==> flow/design.v <==
`timescale 1ns / 1ps
module adder(
input [7:0]PC,
input [7:0]B,
output [7:0]BrA);
assign BrA = PC + B;
endmodule
`timescale 1ns / 1ps
module alu(
           input [7:0] A,
           input [7:0] B,   
           input [3:0] FS, 
           input [2:0] sh,  
           output [7:0] F,  
           output C,  
           output N , 
           output V , 
           output Z,  
           output reg [7:0]Y         
    );
reg [7:0] outputreg ; 
reg [8:0] carryreg;
reg zeroflag;
reg overflowflag;
reg carryflag;
reg negativeflag;
parameter nop = 4'b0000;  
parameter add = 4'b0001;  
parameter sub = 4'b0010;  
parameter xor2 = 4'b0011;  
parameter or2 = 4'b0100;  
parameter logicshift_right = 4'b0101;  
parameter logicshift_left = 4'b0110;  
parameter compliment =	4'b0111;  
parameter bypass =	4'b1000;  
parameter and2 = 4'b1001;  
parameter greater_comparison = 4'b1010;  
parameter equality_comparison = 4'b1011;  
parameter not2 = 4'b1100;  
always @ (*)
begin
carryreg = 9'h0;
overflowflag = 1'b0;
case(FS)
    add:
    begin
    outputreg = A + B;  
    carryreg = A + B;
    end
    sub:
    begin
    outputreg = A + ~B + 1;  
    carryreg = A + ~B + 1;
    end
    and2:
    outputreg = A & B;  
    or2:
    outputreg = A | B;  
    xor2:
    outputreg = A ^ B;  
    bypass:
    outputreg = A;  
    not2:
    outputreg = ~A;  
    greater_comparison:
    outputreg = A>B ? 1'b0 : 1'b1 ;  
    equality_comparison:
    outputreg = A==B ? 8'h0 : 8'h1;  
    logicshift_right:
    begin
    outputreg = A >> sh;  
    carryreg = outputreg;
    end
    logicshift_left:
    begin
    outputreg = A << sh;  
    carryreg = outputreg;
    end
    compliment:
    outputreg = ~A;
    default:
    outputreg = 9'h0;
endcase
zeroflag = (outputreg == 0 )? 1'b1: 1'b0; 
negativeflag = outputreg[7]; 
carryflag = carryreg[8]; 
if (FS == 1 | FS == 2)  
   begin
   overflowflag = (negativeflag ^ carryflag) ? 1'b1 : 1'b0;
   end
Y[7:1]= 7'b0000000;
Y[0]=overflowflag;
end
assign F = outputreg[7:0];
assign N = negativeflag;
assign C = carryflag;
assign V = overflowflag;
assign Z = zeroflag;
endmodule
`timescale 1ns / 1ps
module branchpred(
input [1:0] BS,
output B_D);
assign B_D = ~(BS[0] | BS [1]);
endmodule
`timescale 1ns / 1ps
module constant_unit(
input [5:0] IM, 
input CS,
output [7:0] CU_out);
reg [7:0] constantunit;
always@(*)
begin
if (CS==0) 
begin
constantunit[5:0]=IM; 
constantunit[7:6]=2'b00; 
end
else
begin 
constantunit[5:0]=IM; 
constantunit[7]=IM[5]; 
constantunit[6]=IM[5];
end
end
assign CU_out=constantunit; 
endmodule
`timescale 1ns / 1ps
module datahazard(
input [2:0] AA,
input [2:0] BA,
input [2:0] DA,
input RW,
input MA,
input MB,
output DHS
    );
reg or_1,comp_1,comp_2,HA,HB;
always@(*)
begin    
or_1 = DA[0]|DA[1]|DA[2];
if (AA ^ DA)
    comp_1 = 1'b0;
else
    comp_1 = 1'b1;
if (BA ^ DA)
    comp_2 = 1'b0;
else
    comp_2 = 1'b1; 
HA = RW & or_1 & ~MA & comp_1;
HB = RW & or_1 & ~MB & comp_2;    
end  
assign DHS = ~(HA | HB);
endmodule
`timescale 1ns / 1ps
module initlogic(
input [1:0] BS,
input PS,
input z,
output [1:0] BS_out
);
assign BS_out = {BS[1],(BS[0]&(BS[1]|(PS ^ z)))};
endmodule
`timescale 1ns / 1ps
module instruction_decoder(
    input [16:0] instruction,
    output  RW,
    output  [2:0] DA, 
    output [1:0] MD , 
    output [1:0] BS,  
    output PS, 
    output MW, 
    output [3:0] FS, 
    output MA, 
    output MB, 
    output [2:0]AA,  
    output [2:0]BA,  
    output CS,  
    output [2:0] SH,  
    output output_write_enable,
	output input_enable
    );
parameter NOP = 5'b00000;  
parameter SUB = 5'b00001;  
parameter JML = 5'b00010;  
parameter JMP = 5'b00011;  
parameter AIU = 5'b00100;  
parameter ST  = 5'b00101;  
parameter AND = 5'b00110;  
parameter JMR = 5'b00111;  
parameter LSL = 5'b01000;  
parameter ADI = 5'b01001;  
parameter XOR = 5'b01010;  
parameter BZ  = 5'b01011;  
parameter MOV = 5'b01100;  
parameter LD  = 5'b01101;  
parameter SLT = 5'b01110;  
parameter ADD = 5'b01111;  
parameter OUT = 5'b10000;  
parameter NOT = 5'b10001;  
parameter IN  = 5'b10010;  
parameter BNZ = 5'b10011;  
parameter ORI = 5'b10100;  
parameter LSR = 5'b10101;  
reg RW_WIRE;
reg [2:0] DA_WIRE;   
reg [1:0] MD_WIRE ; 
reg [1:0] BS_WIRE;   
reg PS_WIRE ;  
reg MW_WIRE ;  
reg [3:0] FS_WIRE;  
reg MA_WIRE ;  
reg MB_WIRE ;  
reg [2:0]AA_WIRE ;  
reg [2:0]BA_WIRE ;  
reg CS_WIRE ;  
reg [2:0] SH_WIRE;
reg [4:0] opcode;
reg output_write_enable_wire;
reg input_enable_wire;
always@(*) begin
opcode = instruction[16:12]; 
case(opcode)
    NOP:begin     
    RW_WIRE = 1'b0; 
	 DA_WIRE = 3'b000; 
	 MD_WIRE = 2'b00;
	 BS_WIRE = 2'b00;
	 PS_WIRE = 1'b0;
	 MW_WIRE = 1'b0;
	 FS_WIRE = 4'b0000; 
	 MA_WIRE = 1'b0; 
	 MB_WIRE = 1'b0; 
	 AA_WIRE = 3'b000; 
	 BA_WIRE = 3'b000; 
	 CS_WIRE = 1'b0;
	 SH_WIRE=3'h0; 
	 output_write_enable_wire = 1'b0;
	 input_enable_wire = 1'b0;
    end 
    SUB:begin  
    RW_WIRE = 1'b1; 
	 DA_WIRE = instruction[11:9]; 
	 MD_WIRE = 2'b00;
	 BS_WIRE = 2'b00;
	 PS_WIRE = 1'b0;
	 MW_WIRE = 1'b0;
	 FS_WIRE = 4'b0010; 
	 MA_WIRE = 1'b0; 
	 MB_WIRE = 1'b0; 
	 AA_WIRE = instruction[8:6]; 
	 BA_WIRE = instruction[5:3]; 
	 CS_WIRE = 1'b0;
	 SH_WIRE = 3'h0; 
	 output_write_enable_wire = 1'b0; 
	 input_enable_wire = 1'b0;
    end 
    JML:begin    
    RW_WIRE = 1'b1; 
	 DA_WIRE = instruction[11:9]; 
	 MD_WIRE = 2'b00;
	 BS_WIRE = 2'b11;
	 PS_WIRE = 1'b0;
	 MW_WIRE = 1'b0 ;
	 FS_WIRE = 4'b1000; 
	 MA_WIRE = 1'b1; 
	 MB_WIRE = 1'b1; 
	 AA_WIRE = 3'b000; 
	 BA_WIRE = 3'b000; 
	 CS_WIRE = 1'b1;
	 SH_WIRE = 3'h0;
	 SH_WIRE=3'h0; 
	 output_write_enable_wire = 1'b0; 
	 input_enable_wire = 1'b0;
    end 
    JMP:begin  
    RW_WIRE = 1'b0; 
	 DA_WIRE = 3'b000; 
	 MD_WIRE = 2'b00;
	 BS_WIRE = 2'b11;
	 PS_WIRE = 1'b0;
	 MW_WIRE = 1'b0;
	 FS_WIRE = 4'b0000; 
	 MA_WIRE = 1'b0; 
	 MB_WIRE = 1'b1; 
	 AA_WIRE = 3'b000; 
	 BA_WIRE = 3'b000; 
	 CS_WIRE = 1'b1;
	 SH_WIRE = 3'h0;  
	 output_write_enable_wire = 1'b0;
	 input_enable_wire = 1'b0;	 
    end 
    AIU:begin  
    RW_WIRE = 1'b1; 
	 DA_WIRE = instruction[11:9]; 
	 MD_WIRE = 2'b00;
	 BS_WIRE = 2'b00;
	 PS_WIRE = 1'b0;
	 MW_WIRE = 1'b0;
	 FS_WIRE = 4'b0001; 
	 MA_WIRE = 1'b0; 
	 MB_WIRE = 1'b1; 
	 AA_WIRE = instruction[8:6]; 
	 BA_WIRE = 3'b000; 
	 CS_WIRE = 1'b1;
	 SH_WIRE = 3'h0; 
	 output_write_enable_wire = 1'b0; 
	 input_enable_wire = 1'b0;
    end
    ST:begin   
    RW_WIRE = 1'b0; 
	 DA_WIRE = instruction[11:9]; 
	 MD_WIRE = 2'b00;
	 BS_WIRE = 2'b00;
	 PS_WIRE = 1'b0;
	 MW_WIRE = 1'b1;
	 FS_WIRE = 4'b0000; 
	 MA_WIRE = 1'b0; 
	 MB_WIRE = 1'b0; 
	 AA_WIRE = instruction[8:6]; 
	 BA_WIRE = instruction[5:3]; 
	 CS_WIRE = 1'b0; 
	 SH_WIRE = 3'h0;
	 output_write_enable_wire = 1'b0; 
	 input_enable_wire = 1'b0;
    end 
    AND:begin   
    RW_WIRE = 1'b1; 
	 DA_WIRE = instruction[11:9]; 
	 MD_WIRE = 2'b00;
	 BS_WIRE = 2'b00;
	 PS_WIRE = 1'b0;
	 MW_WIRE = 1'b0;
	 FS_WIRE = 4'b1001; 
	 MA_WIRE = 1'b0; 
	 MB_WIRE = 1'b0; 
	 AA_WIRE = instruction[8:6]; 
	 BA_WIRE = instruction[5:3]; 
	 CS_WIRE = 1'b0; 
	 SH_WIRE = 3'h0; 
	 output_write_enable_wire = 1'b0;
	 input_enable_wire = 1'b0;
    end
    JMR:begin   
    RW_WIRE = 1'b0; 
	 DA_WIRE = 3'b000; 
	 MD_WIRE = 2'b00;
	 BS_WIRE = 2'b10;
	 PS_WIRE = 1'b0;
	 MW_WIRE = 1'b0;
	 FS_WIRE = 4'b0000; 
	 MA_WIRE = 1'b0; 
	 MB_WIRE = 1'b0; 
	 AA_WIRE = instruction[8:6]; 
	 BA_WIRE = 3'b000; 
	 CS_WIRE = 1'b0; 
	 SH_WIRE = 3'h0;
	 output_write_enable_wire = 1'b0; 
	 input_enable_wire = 1'b0;
    end 
    LSL:begin   
	 BS_WIRE = 2'b00;
	 PS_WIRE = 1'b0;
	 MW_WIRE = 1'b0;
	 AA_WIRE = instruction[8:6];
	 MA_WIRE = 1'b0;
	 FS_WIRE = 4'b0110;
	 SH_WIRE = instruction[2:0]; 
	 MD_WIRE = 2'b00;
	 RW_WIRE = 1'b1;
	 DA_WIRE = instruction[11:9];
	 MB_WIRE = 1'b0; 
	 BA_WIRE = 3'b000;           
	 CS_WIRE = 1'b0;
	 output_write_enable_wire = 1'b0;
	 input_enable_wire = 1'b0;
	 end 
    ADI:begin   
    RW_WIRE = 1'b1; 
	 DA_WIRE = instruction[11:9]; 
	 MD_WIRE = 2'b00;
	 BS_WIRE = 2'b00;
	 PS_WIRE = 1'b0;
	 MW_WIRE = 1'b0;
	 FS_WIRE = 4'b0001; 
	 MA_WIRE = 1'b0; 
	 MB_WIRE = 1'b1; 
	 AA_WIRE = instruction[8:6]; 
	 BA_WIRE = 3'b000; 
	 CS_WIRE = 1'b1;
	 SH_WIRE=3'h0;
	 output_write_enable_wire = 1'b0;  
    input_enable_wire = 1'b0;
	 end 
	 XOR:begin  
    RW_WIRE = 1'b1; 
	 DA_WIRE = instruction[11:9]; 
	 MD_WIRE = 2'b00;
	 BS_WIRE = 2'b00;
	 PS_WIRE = 1'b0;
	 MW_WIRE = 1'b0;
	 FS_WIRE = 4'b0011; 
	 MA_WIRE = 1'b0; 
	 MB_WIRE = 1'b0; 
	 AA_WIRE = instruction[8:6]; 
	 BA_WIRE = instruction[5:3]; 
	 CS_WIRE = 1'b0;
	 SH_WIRE=3'h0; 
	 output_write_enable_wire = 1'b0; 
	 input_enable_wire = 1'b0;
    end
	 BZ:begin   
    RW_WIRE = 1'b0; 
	 DA_WIRE = 3'b000; 
	 MD_WIRE = 2'b00;
	 BS_WIRE = 2'b01;
	 PS_WIRE = 1'b0;
	 MW_WIRE = 1'b0;
	 FS_WIRE = 4'b1000; 
	 MA_WIRE = 1'b0; 
	 MB_WIRE = 1'b1; 
	 AA_WIRE = instruction[8:6]; 
	 BA_WIRE = 3'b000; 
	 CS_WIRE = 1'b1;
	 SH_WIRE =3'h0;
	 output_write_enable_wire = 1'b0;  
	 input_enable_wire = 1'b0;
    end 
	 MOV:begin  
    RW_WIRE = 1'b1; 
	 DA_WIRE = instruction[11:9]; 
	 MD_WIRE = 2'b00;
	 BS_WIRE = 2'b00;
	 PS_WIRE = 1'b0;
	 MW_WIRE = 1'b0;
	 FS_WIRE = 4'b1000; 
	 MA_WIRE = 1'b0; 
	 MB_WIRE = 1'b0; 
	 AA_WIRE = instruction[8:6]; 
	 BA_WIRE = 3'b000; 
	 CS_WIRE = 1'b0;
	 SH_WIRE = 3'h0; 
	 output_write_enable_wire = 1'b0; 
    input_enable_wire = 1'b0;
	 end 
    LD:begin   
    RW_WIRE = 1'b1; 
	 DA_WIRE = instruction[11:9]; 
	 MD_WIRE = 2'b01;
	 BS_WIRE = 2'b00;
	 PS_WIRE = 1'b0;
	 MW_WIRE = 1'b0;
	 FS_WIRE = 4'b0000; 
	 MA_WIRE = 1'b0; 
	 MB_WIRE = 1'b0; 
	 AA_WIRE = instruction[8:6]; 
	 BA_WIRE = 3'b000; 
	 CS_WIRE = 1'b0;
	 SH_WIRE = 3'h0; 
	 output_write_enable_wire = 1'b0;
	 input_enable_wire = 1'b0;	 
    end
    SLT:begin  
    RW_WIRE = 1'b1; 
	 DA_WIRE = instruction[11:9]; 
	 MD_WIRE = 2'b00;
	 BS_WIRE = 2'b00;
	 PS_WIRE = 1'b0;
	 MW_WIRE = 1'b0;
	 FS_WIRE = 4'b1010; 
	 MA_WIRE = 1'b0; 
	 MB_WIRE = 1'b0; 
	 AA_WIRE = instruction[8:6]; 
	 BA_WIRE = instruction[5:3]; 
	 CS_WIRE = 1'b0;
	 SH_WIRE = 3'h0;  
	 output_write_enable_wire = 1'b0;
	 input_enable_wire = 1'b0;
    end 
	 ADD:begin  
    RW_WIRE = 1'b1; 
	 DA_WIRE = instruction[11:9]; 
	 MD_WIRE = 2'b00;
	 BS_WIRE = 2'b00;
	 PS_WIRE = 1'b0;
	 MW_WIRE = 1'b0;
	 FS_WIRE = 4'b0001; 
	 MA_WIRE = 1'b0; 
	 MB_WIRE = 1'b0; 
	 AA_WIRE = instruction[8:6]; 
	 BA_WIRE = instruction[5:3]; 
	 CS_WIRE = 1'b0;
	 SH_WIRE = 3'h0; 
	 output_write_enable_wire = 1'b0; 
	 input_enable_wire = 1'b0;
    end
	 OUT:begin   
    RW_WIRE = 1'b0; 
	 DA_WIRE = instruction[11:9]; 
	 MD_WIRE = 2'b00;
	 BS_WIRE = 2'b00;
	 PS_WIRE = 1'b0;
	 MW_WIRE = 1'b0;
	 FS_WIRE = 4'b0000; 
	 MA_WIRE = 1'b0; 
	 MB_WIRE = 1'b0; 
	 AA_WIRE = instruction[8:6]; 
	 BA_WIRE = instruction[5:3]; 
	 CS_WIRE = 1'b0;
	 SH_WIRE=3'h0; 
	 output_write_enable_wire = 1'b1; 
	 input_enable_wire = 1'b0;
    end 
    NOT:begin  
    RW_WIRE = 1'b1; 
	 DA_WIRE = instruction[11:9]; 
	 MD_WIRE = 2'b00;
	 BS_WIRE = 2'b00;
	 PS_WIRE = 1'b0;
	 MW_WIRE = 1'b0;
	 FS_WIRE = 4'b1100; 
	 MA_WIRE = 1'b0; 
	 MB_WIRE = 1'b0; 
	 AA_WIRE = instruction[8:6]; 
	 BA_WIRE = 3'b000; 
	 CS_WIRE = 1'b0;
	 SH_WIRE=3'h0; 
	 output_write_enable_wire = 1'b0; 
	 input_enable_wire = 1'b0;
    end 
    IN:begin  
    RW_WIRE = 1'b1; 
	 DA_WIRE = instruction[11:9]; 
	 MD_WIRE = 2'b10;
	 BS_WIRE = 2'b00;
	 PS_WIRE = 1'b0;
	 MW_WIRE = 1'b0;
	 FS_WIRE = 4'b0000; 
	 MA_WIRE = 1'b0; 
	 MB_WIRE = 1'b0; 
	 AA_WIRE = 3'b000;           
	 BA_WIRE = 3'b000; 
	 CS_WIRE = 1'b0;
	 SH_WIRE=3'h0; 
	 output_write_enable_wire = 1'b0; 
	 input_enable_wire = 1'b1;
    end 
	 BNZ:begin  
    RW_WIRE = 1'b0; 
	 DA_WIRE = 3'b000; 
	 MD_WIRE = 2'b00;
	 BS_WIRE = 2'b01;
	 PS_WIRE = 1'b1;
	 MW_WIRE = 1'b0;
	 FS_WIRE = 4'b1000; 
	 MA_WIRE = 1'b0; 
	 MB_WIRE = 1'b1; 
	 AA_WIRE = instruction[8:6]; 
	 BA_WIRE = 3'b000; 
	 CS_WIRE = 1'b1;
	 SH_WIRE= 3'h0; 
	 output_write_enable_wire = 1'b0; 
	 input_enable_wire = 1'b0;
    end 
	 ORI:begin   
    RW_WIRE = 1'b1; 
	 DA_WIRE = instruction[11:9]; 
	 MD_WIRE = 2'b00;
	 BS_WIRE = 2'b00;
	 PS_WIRE = 1'b0;
	 MW_WIRE = 1'b0;
	 FS_WIRE = 4'b0100; 
	 MA_WIRE = 1'b0; 
	 MB_WIRE = 1'b1; 
	 AA_WIRE = instruction[8:6]; 
	 BA_WIRE = 3'b000; 
	 CS_WIRE = 1'b0;
	 SH_WIRE=3'h0; 
	 output_write_enable_wire = 1'b0;  
	 input_enable_wire = 1'b0;
    end 
    LSR:begin   
	 BS_WIRE = 2'b00;
	 PS_WIRE = 1'b0;
	 MW_WIRE = 1'b0;
	 AA_WIRE = instruction[8:6];
	 MA_WIRE = 1'b0;
	 FS_WIRE = 4'b0101;
	 SH_WIRE = instruction[2:0]; 
	 MD_WIRE = 2'b00;
	 RW_WIRE = 1'b1;
	 DA_WIRE = instruction[11:9];
	 MB_WIRE = 1'b0; 
	 BA_WIRE = 3'b000; 
	 CS_WIRE = 1'b0;
	 output_write_enable_wire = 1'b0;
	 input_enable_wire = 1'b0;
    end 
	 default: begin
    RW_WIRE = 1'b0; 
	 DA_WIRE = 3'b000; 
	 MD_WIRE = 2'b00;
	 BS_WIRE = 2'b00;
	 PS_WIRE = 1'b0;
	 MW_WIRE = 1'b0;
	 FS_WIRE = 4'b0000; 
	 MA_WIRE = 1'b0; 
	 MB_WIRE = 1'b0; 
	 AA_WIRE = 3'b000; 
	 BA_WIRE = 3'b000; 
	 CS_WIRE = 1'b0;
	 SH_WIRE=3'h0;
	 output_write_enable_wire = 1'b0;
	 input_enable_wire = 1'b0;
	 end
    endcase
end
assign RW = RW_WIRE;
assign DA = DA_WIRE;
assign MD = MD_WIRE;
assign BS = BS_WIRE;
assign PS = PS_WIRE;
assign MW = MW_WIRE;
assign FS = FS_WIRE;
assign MA = MA_WIRE;
assign MB = MB_WIRE;
assign AA = AA_WIRE;
assign BA = BA_WIRE;
assign CS = CS_WIRE;
assign SH = SH_WIRE;
assign output_write_enable = output_write_enable_wire;
assign input_enable = input_enable_wire;
endmodule
`timescale 1ns / 1ps
module mux_a(PC,a_data,A,MA);
input [7:0]PC;
input [7:0]a_data;
input MA;
output reg [7:0]A;
always @ (*)
begin
	if(MA)
		A = PC;
	else
		A = a_data;
end
endmodule
`timescale 1ns / 1ps
module mux_b(
input MB,  
input [7:0]constantunit_out,   
input [7:0]register_b,  
output [7:0]mux_b_out   
);
reg [7:0]mux_b;   
always@(*)
begin
if (MB)
    mux_b = constantunit_out;
else
    mux_b = register_b;
end
assign mux_b_out = mux_b ;
endmodule
`timescale 1ns / 1ps
module mux_c(
input [1:0] BS_out,  
input [7:0] PC_value,   
input [7:0] RAA,  
input [7:0] BrA,
output [7:0] PC_out
);
parameter PC = 2'b00;
parameter jump = 2'b10;
reg [7:0]mux_c;   
always@(*)
begin
case (BS_out)  
    PC:
    mux_c = PC_value;
    jump:
    mux_c = RAA;
    default:
    mux_c = BrA;
endcase
end
assign PC_out = mux_c ;
endmodule
`timescale 1ns / 1ps
module mux_d(Y,F,data_out,MD,mux_d_out
    );
input [7:0]Y;
input [7:0]F;
input [7:0]data_out;
input [1:0]MD;
output reg [7:0]mux_d_out;
always@(*)
begin
	if(MD==2'b00)
		mux_d_out=F;
	else if(MD==2'b01)
		mux_d_out=data_out;
	else if(MD==2'b10)
		mux_d_out=Y;
	else
		mux_d_out=F;
end
endmodule
`timescale 1ns / 1ps
module muxe (
input [7:0] Bus_D,
input [7:0] data_in,
input ie,
output reg [7:0]mux_e_out
);
always@(*)
begin
	if(ie)
		mux_e_out=data_in;
	else
		mux_e_out=Bus_D;
end
endmodule
module register(
	input clk,
	input [2:0] addr_a,
	input [2:0] addr_b,
	input [2:0] addr_d,
	input [7:0] data_in,
	input wr_en,
	output [7:0] data_a,
	output [7:0] data_b
	);
 reg [7:0] memblk [0:7];
 assign data_a = (addr_a == 3'b000) ? 8'b00000000 : memblk[addr_a];
 assign data_b = (addr_b == 3'b000) ? 8'b00000000 : memblk[addr_b];
always @ (negedge clk)
 begin
 if (wr_en && addr_d != 3'b000)
 memblk[addr_d] <= data_in;
 end
endmodule
`timescale 1ns / 1ps
module microP(
    input clk,
    input reset,
    output [7:0] imem_addr,
    input [16:0] imem_data,
    output [7:0] dmem_addr,
    output [7:0] dmem_wdata,
    output dmem_we,
    input [7:0] dmem_rdata,
    input [7:0] data_in,
    output out_we,
    output [7:0] data_out_col,
    output [7:0] data_out_addr
    );
reg [7:0] PC;
wire [7:0] PC_1 = PC + 8'd1;
assign imem_addr = PC;
reg [16:0] IR;
reg [7:0] PC_1_d;
wire RW_d, PS_d, MW_d, MA_d, MB_d, CS_d, OW_d, IE_d;
wire [2:0] DA_d, AA_d, BA_d, SH_d;
wire [1:0] MD_d, BS_d;
wire [3:0] FS_d;
instruction_decoder DEC(
    .instruction(IR),
    .RW(RW_d), .DA(DA_d), .MD(MD_d), .BS(BS_d), .PS(PS_d), .MW(MW_d),
    .FS(FS_d), .MA(MA_d), .MB(MB_d), .AA(AA_d), .BA(BA_d), .CS(CS_d),
    .SH(SH_d), .output_write_enable(OW_d), .input_enable(IE_d)
    );
wire [7:0] a_data, b_data, reg_d;
wire RW_w;
wire [2:0] DA_w;
register REGFILE(
    .clk(clk), .addr_a(AA_d), .addr_b(BA_d), .addr_d(DA_w),
    .data_in(reg_d), .wr_en(RW_w), .data_a(a_data), .data_b(b_data)
    );
wire [7:0] const_out, bus_a_d, bus_b_d;
constant_unit CONST(.IM(IR[5:0]), .CS(CS_d), .CU_out(const_out));
mux_a MUXA(.PC(PC_1_d), .a_data(a_data), .A(bus_a_d), .MA(MA_d));
mux_b MUXB(.MB(MB_d), .constantunit_out(const_out), .register_b(b_data), .mux_b_out(bus_b_d));
reg RW_e, PS_e, MW_e, OW_e, IE_e;
reg [2:0] DA_e, SH_e;
reg [1:0] MD_e, BS_e;
reg [3:0] FS_e;
reg [7:0] BUS_A, BUS_B, PC_2;
wire DHS;
datahazard HAZ(.AA(AA_d), .BA(BA_d), .DA(DA_e), .RW(RW_e), .MA(MA_d), .MB(MB_d), .DHS(DHS));
wire [7:0] F, Y;
wire C, N, V, Z;
alu ALU(.A(BUS_A), .B(BUS_B), .FS(FS_e), .sh(SH_e), .F(F), .C(C), .N(N), .V(V), .Z(Z), .Y(Y));
wire [7:0] BrA;
adder BRADD(.PC(PC_2), .B(BUS_B), .BrA(BrA));
wire [1:0] BS_out;
initlogic BRLOGIC(.BS(BS_e), .PS(PS_e), .z(Z), .BS_out(BS_out));
wire B_D;   
branchpred BRDET(.BS(BS_out), .B_D(B_D));
wire [7:0] next_pc;
mux_c MUXC(.BS_out(BS_out), .PC_value(PC_1), .RAA(BUS_A), .BrA(BrA), .PC_out(next_pc));
assign dmem_addr = BUS_A;
assign dmem_wdata = BUS_B;
assign dmem_we = MW_e;
assign out_we = OW_e;
assign data_out_col = BUS_A;
assign data_out_addr = BUS_B;
reg RW_w_r, IE_w;
reg [2:0] DA_w_r;
reg [1:0] MD_w;
reg [7:0] F_w, D_w, Y_w;
assign RW_w = RW_w_r;
assign DA_w = DA_w_r;
wire [7:0] bus_d;
mux_d MUXD(.Y(Y_w), .F(F_w), .data_out(D_w), .MD(MD_w), .mux_d_out(bus_d));
muxe MUXE(.Bus_D(bus_d), .data_in(data_in), .ie(IE_w), .mux_e_out(reg_d));
always @(posedge clk) begin
    if (!reset) begin
        PC <= 8'd0;
        IR <= 17'd0;
        PC_1_d <= 8'd0;
        RW_e <= 1'b0; MW_e <= 1'b0; OW_e <= 1'b0; IE_e <= 1'b0;
        BS_e <= 2'b00; PS_e <= 1'b0;
        RW_w_r <= 1'b0; IE_w <= 1'b0;
    end else begin
        RW_w_r <= RW_e;
        DA_w_r <= DA_e;
        MD_w <= MD_e;
        IE_w <= IE_e;
        F_w <= F;
        D_w <= dmem_rdata;
        Y_w <= Y;
        if (!B_D) begin
            PC <= next_pc;
            IR <= 17'd0;
            RW_e <= 1'b0; MW_e <= 1'b0; OW_e <= 1'b0; IE_e <= 1'b0;
            BS_e <= 2'b00; PS_e <= 1'b0;
        end else if (!DHS) begin
            RW_e <= 1'b0; MW_e <= 1'b0; OW_e <= 1'b0; IE_e <= 1'b0;
            BS_e <= 2'b00; PS_e <= 1'b0;
        end else begin
            PC <= next_pc;
            IR <= imem_data;
            PC_1_d <= PC_1;
            RW_e <= RW_d; MW_e <= MW_d; OW_e <= OW_d; IE_e <= IE_d;
            BS_e <= BS_d; PS_e <= PS_d;
        end
        if (B_D && DHS) begin
            DA_e <= DA_d;
            MD_e <= MD_d;
            FS_e <= FS_d;
            SH_e <= SH_d;
            BUS_A <= bus_a_d;
            BUS_B <= bus_b_d;
            PC_2 <= PC_1_d;
        end
    end
end
endmodule
From RTL to reports: microP
What the tools print for microP, step after step.
Lines are those of the file above, counted from 1.
Operators: Yosys type, input widths -> output width; for muxes data width and select width s.
Library cell names are shortened.
Not given: n/a

inputs
  design top = microP
  clock port = clk
  cell library = sky130hd
  corner = tt_025C_1v80

Elaborated design
Counts by Yosys on the flattened word-level netlist (proc, flatten, opt, wreduce; memories kept). Register bits leave out memories and registers merged into their read ports (data or address). Print and check cells are left out.
Yosys's memory passes give these memory sizes; they may raise the number of words (mostly to a power of two), join words into wider ones and drop unused or constant bits.

operators by class
  mux-type cells = 36
  magnitude comparators = 1
  reduce/logical cells = 26
  bitwise logic cells = 26
  multipliers = 0
  eq/ne operators = 38
  $add $sub $neg = 6
  shift-type cells = 2
  div/mod/pow operators = 0

operators by type and width
  cell                 count
  $pmux 8 s11          1
  $mux 8               11
  $eq 5x4->1 const B   8
  $pmux 4 s10          1
  $pmux 9 s4           1
  $eq 5x5->1 const B   6
  $eq 4x4->1 const B   5
  $eq 5x3->1 const B   4
  $reduce_or 18->1     1
  $reduce_or 17->1     1
  $eq 4x3->1 const B   4
  $add 8x8->8          2
  $pmux 8 s2           1
  $mux 1               16
  $reduce_or 15->1     1
  $reduce_or 7->1      2
  $reduce_or 2->1      5
  $eq 5x2->1 const B   2
  $reduce_bool 3->1    3
  $add 8x8->9          1
  $add 8x9->9          1
  $not 8->9            1
  $add 9x1->9 const B  1
  $mux 3               3
  $eq 4x2->1 const B   2
  $add 8x1->8 const B  1
  $shl 8x3->8          1
  $shr 8x3->8          1

Other operator kinds: 26; their cells: 48.

word-level totals
  register bits after elaboration = 100
  memory bits (writable) = 64
  word width x clocked read ports = 0
  word-level cells = 159
  bits in read-only memories = 0
  latch bits = 0
  input bits = 35
  memories kept = 1
  output and inout port bits = 42

memory list
  memory          depth  bits a word  read ports  write ports  RTL line  RTL
  REGFILE.memblk  8      8            2           1            734       reg [7:0] memblk [0:7];

Depth
Depth = most cells in a row (Yosys ltp): at word level without a register or memory, in the mapped netlist without a sequential cell, where the memories' decode and read muxes count.

depth
  depth in word-level cells = 13
  ABC_AREA = 1
  gate-level depth with buffers = 22
  depth with buffers taken out = 22

Mapped cells and area
Source: synth_stat.txt of the flow (Yosys; design flattened, memories mapped). It holds for the ABC_AREA given above (unset counts as 0); a run with the other value may have another netlist.

cells by type
  type      count  total area (µm²)
  edfxtp_1  110    3.3E+03
  nand2_1   335    1.26E+03
  dfxtp_1   52     1.04E+03
  nand3_1   124    620.595
  inv_1     156    585.562
  nor2_1    145    544.272
  ha_1      32     400.384
  o21ai_0   72     360.346
  a21oi_1   55     275.264
  buf_4     19     142.637
  nand4_1   22     137.632
  o22ai_1   21     131.376
  o21ai_2   10     87.584
  xor2_1    10     87.584
  clkbuf_1  22     82.579
  buf_2     16     80.077
  fa_1      3      60.058
  nand2_2   9      56.304

Other cell types: 26; their cells: 72.

synthesis totals
  buffers = 59
  flip-flop cells = 162
  area of sequential cells = 4344.2 µm²
  chip area (Yosys) = 9768.1 µm²
  cell count = 1285

5 stored runs of microP in the flow (synthesis by Yosys, layout by OpenROAD, sky130hd cells), in arbitrary order. Constraints: input delay and output delay 20% of the set period each, output load 0.01 pF.
Settings: . = not set for that run.

setting or result                                        flow run 1  flow run 2  flow run 3  flow run 4  flow run 5
ABC_AREA                                                 1           .           0           .           1
CELL_PAD_IN_SITES_GLOBAL_PLACEMENT                       3           .           1           3           .
CORE_ASPECT_RATIO                                        1.05        .           .           .           1.27
CORE_MARGIN                                              9           2           10          5           3
CORE_UTILIZATION                                         38          40          31          34          31
CTS_CLUSTER_SIZE                                         89          .           .           .           75
GPL_ROUTABILITY_DRIVEN                                   0           .           .           1           .
GPL_TIMING_DRIVEN                                        1           .           .           1           .
SETUP_SLACK_MARGIN                                       1.17        .           .           .           -0.14
SLEW_MARGIN                                              15          20          15          20          20
period_ns                                                5.0         5.0         5.23        5.82        6.62
CAP_MARGIN                                               20          20          25          20          20
PLACE_DENSITY                                            .           0.6         0.59        .           0.69
CELL_PAD_IN_SITES_DETAIL_PLACEMENT                       .           .           2           1           .
CTS_CLUSTER_DIAMETER                                     .           .           350         214         .
HOLD_SLACK_MARGIN                                        .           .           0.05        .           .
MAX_ROUTING_LAYER                                        .           .           met4        met4        met5
MIN_ROUTING_LAYER                                        .           .           met2        .           met1
TNS_END_PERCENT                                          .           .           80          .           .
PLACE_DENSITY_LB_ADDON                                   .           .           .           0.07        .
cell area after synthesis (µm²)                          9768.1      9609.2      9609.2      9609.2      9768.1
area inside the die boundary (µm²)                       31803.2     25279.4     38439.5     31725.0     33691.4
area of the standard cells in the finished layout (µm²)  12280.5     11561.1     11614.9     11473.5     11546.1
utilization in the final report                          0.491       0.491       0.38        0.412       0.376
setup slack of the critical path (ps)                    1094        548         394         914         1137
setup TNS (ps)                                           0           0           0           0           0
worst hold slack (ps)                                    423         440         449         436         433
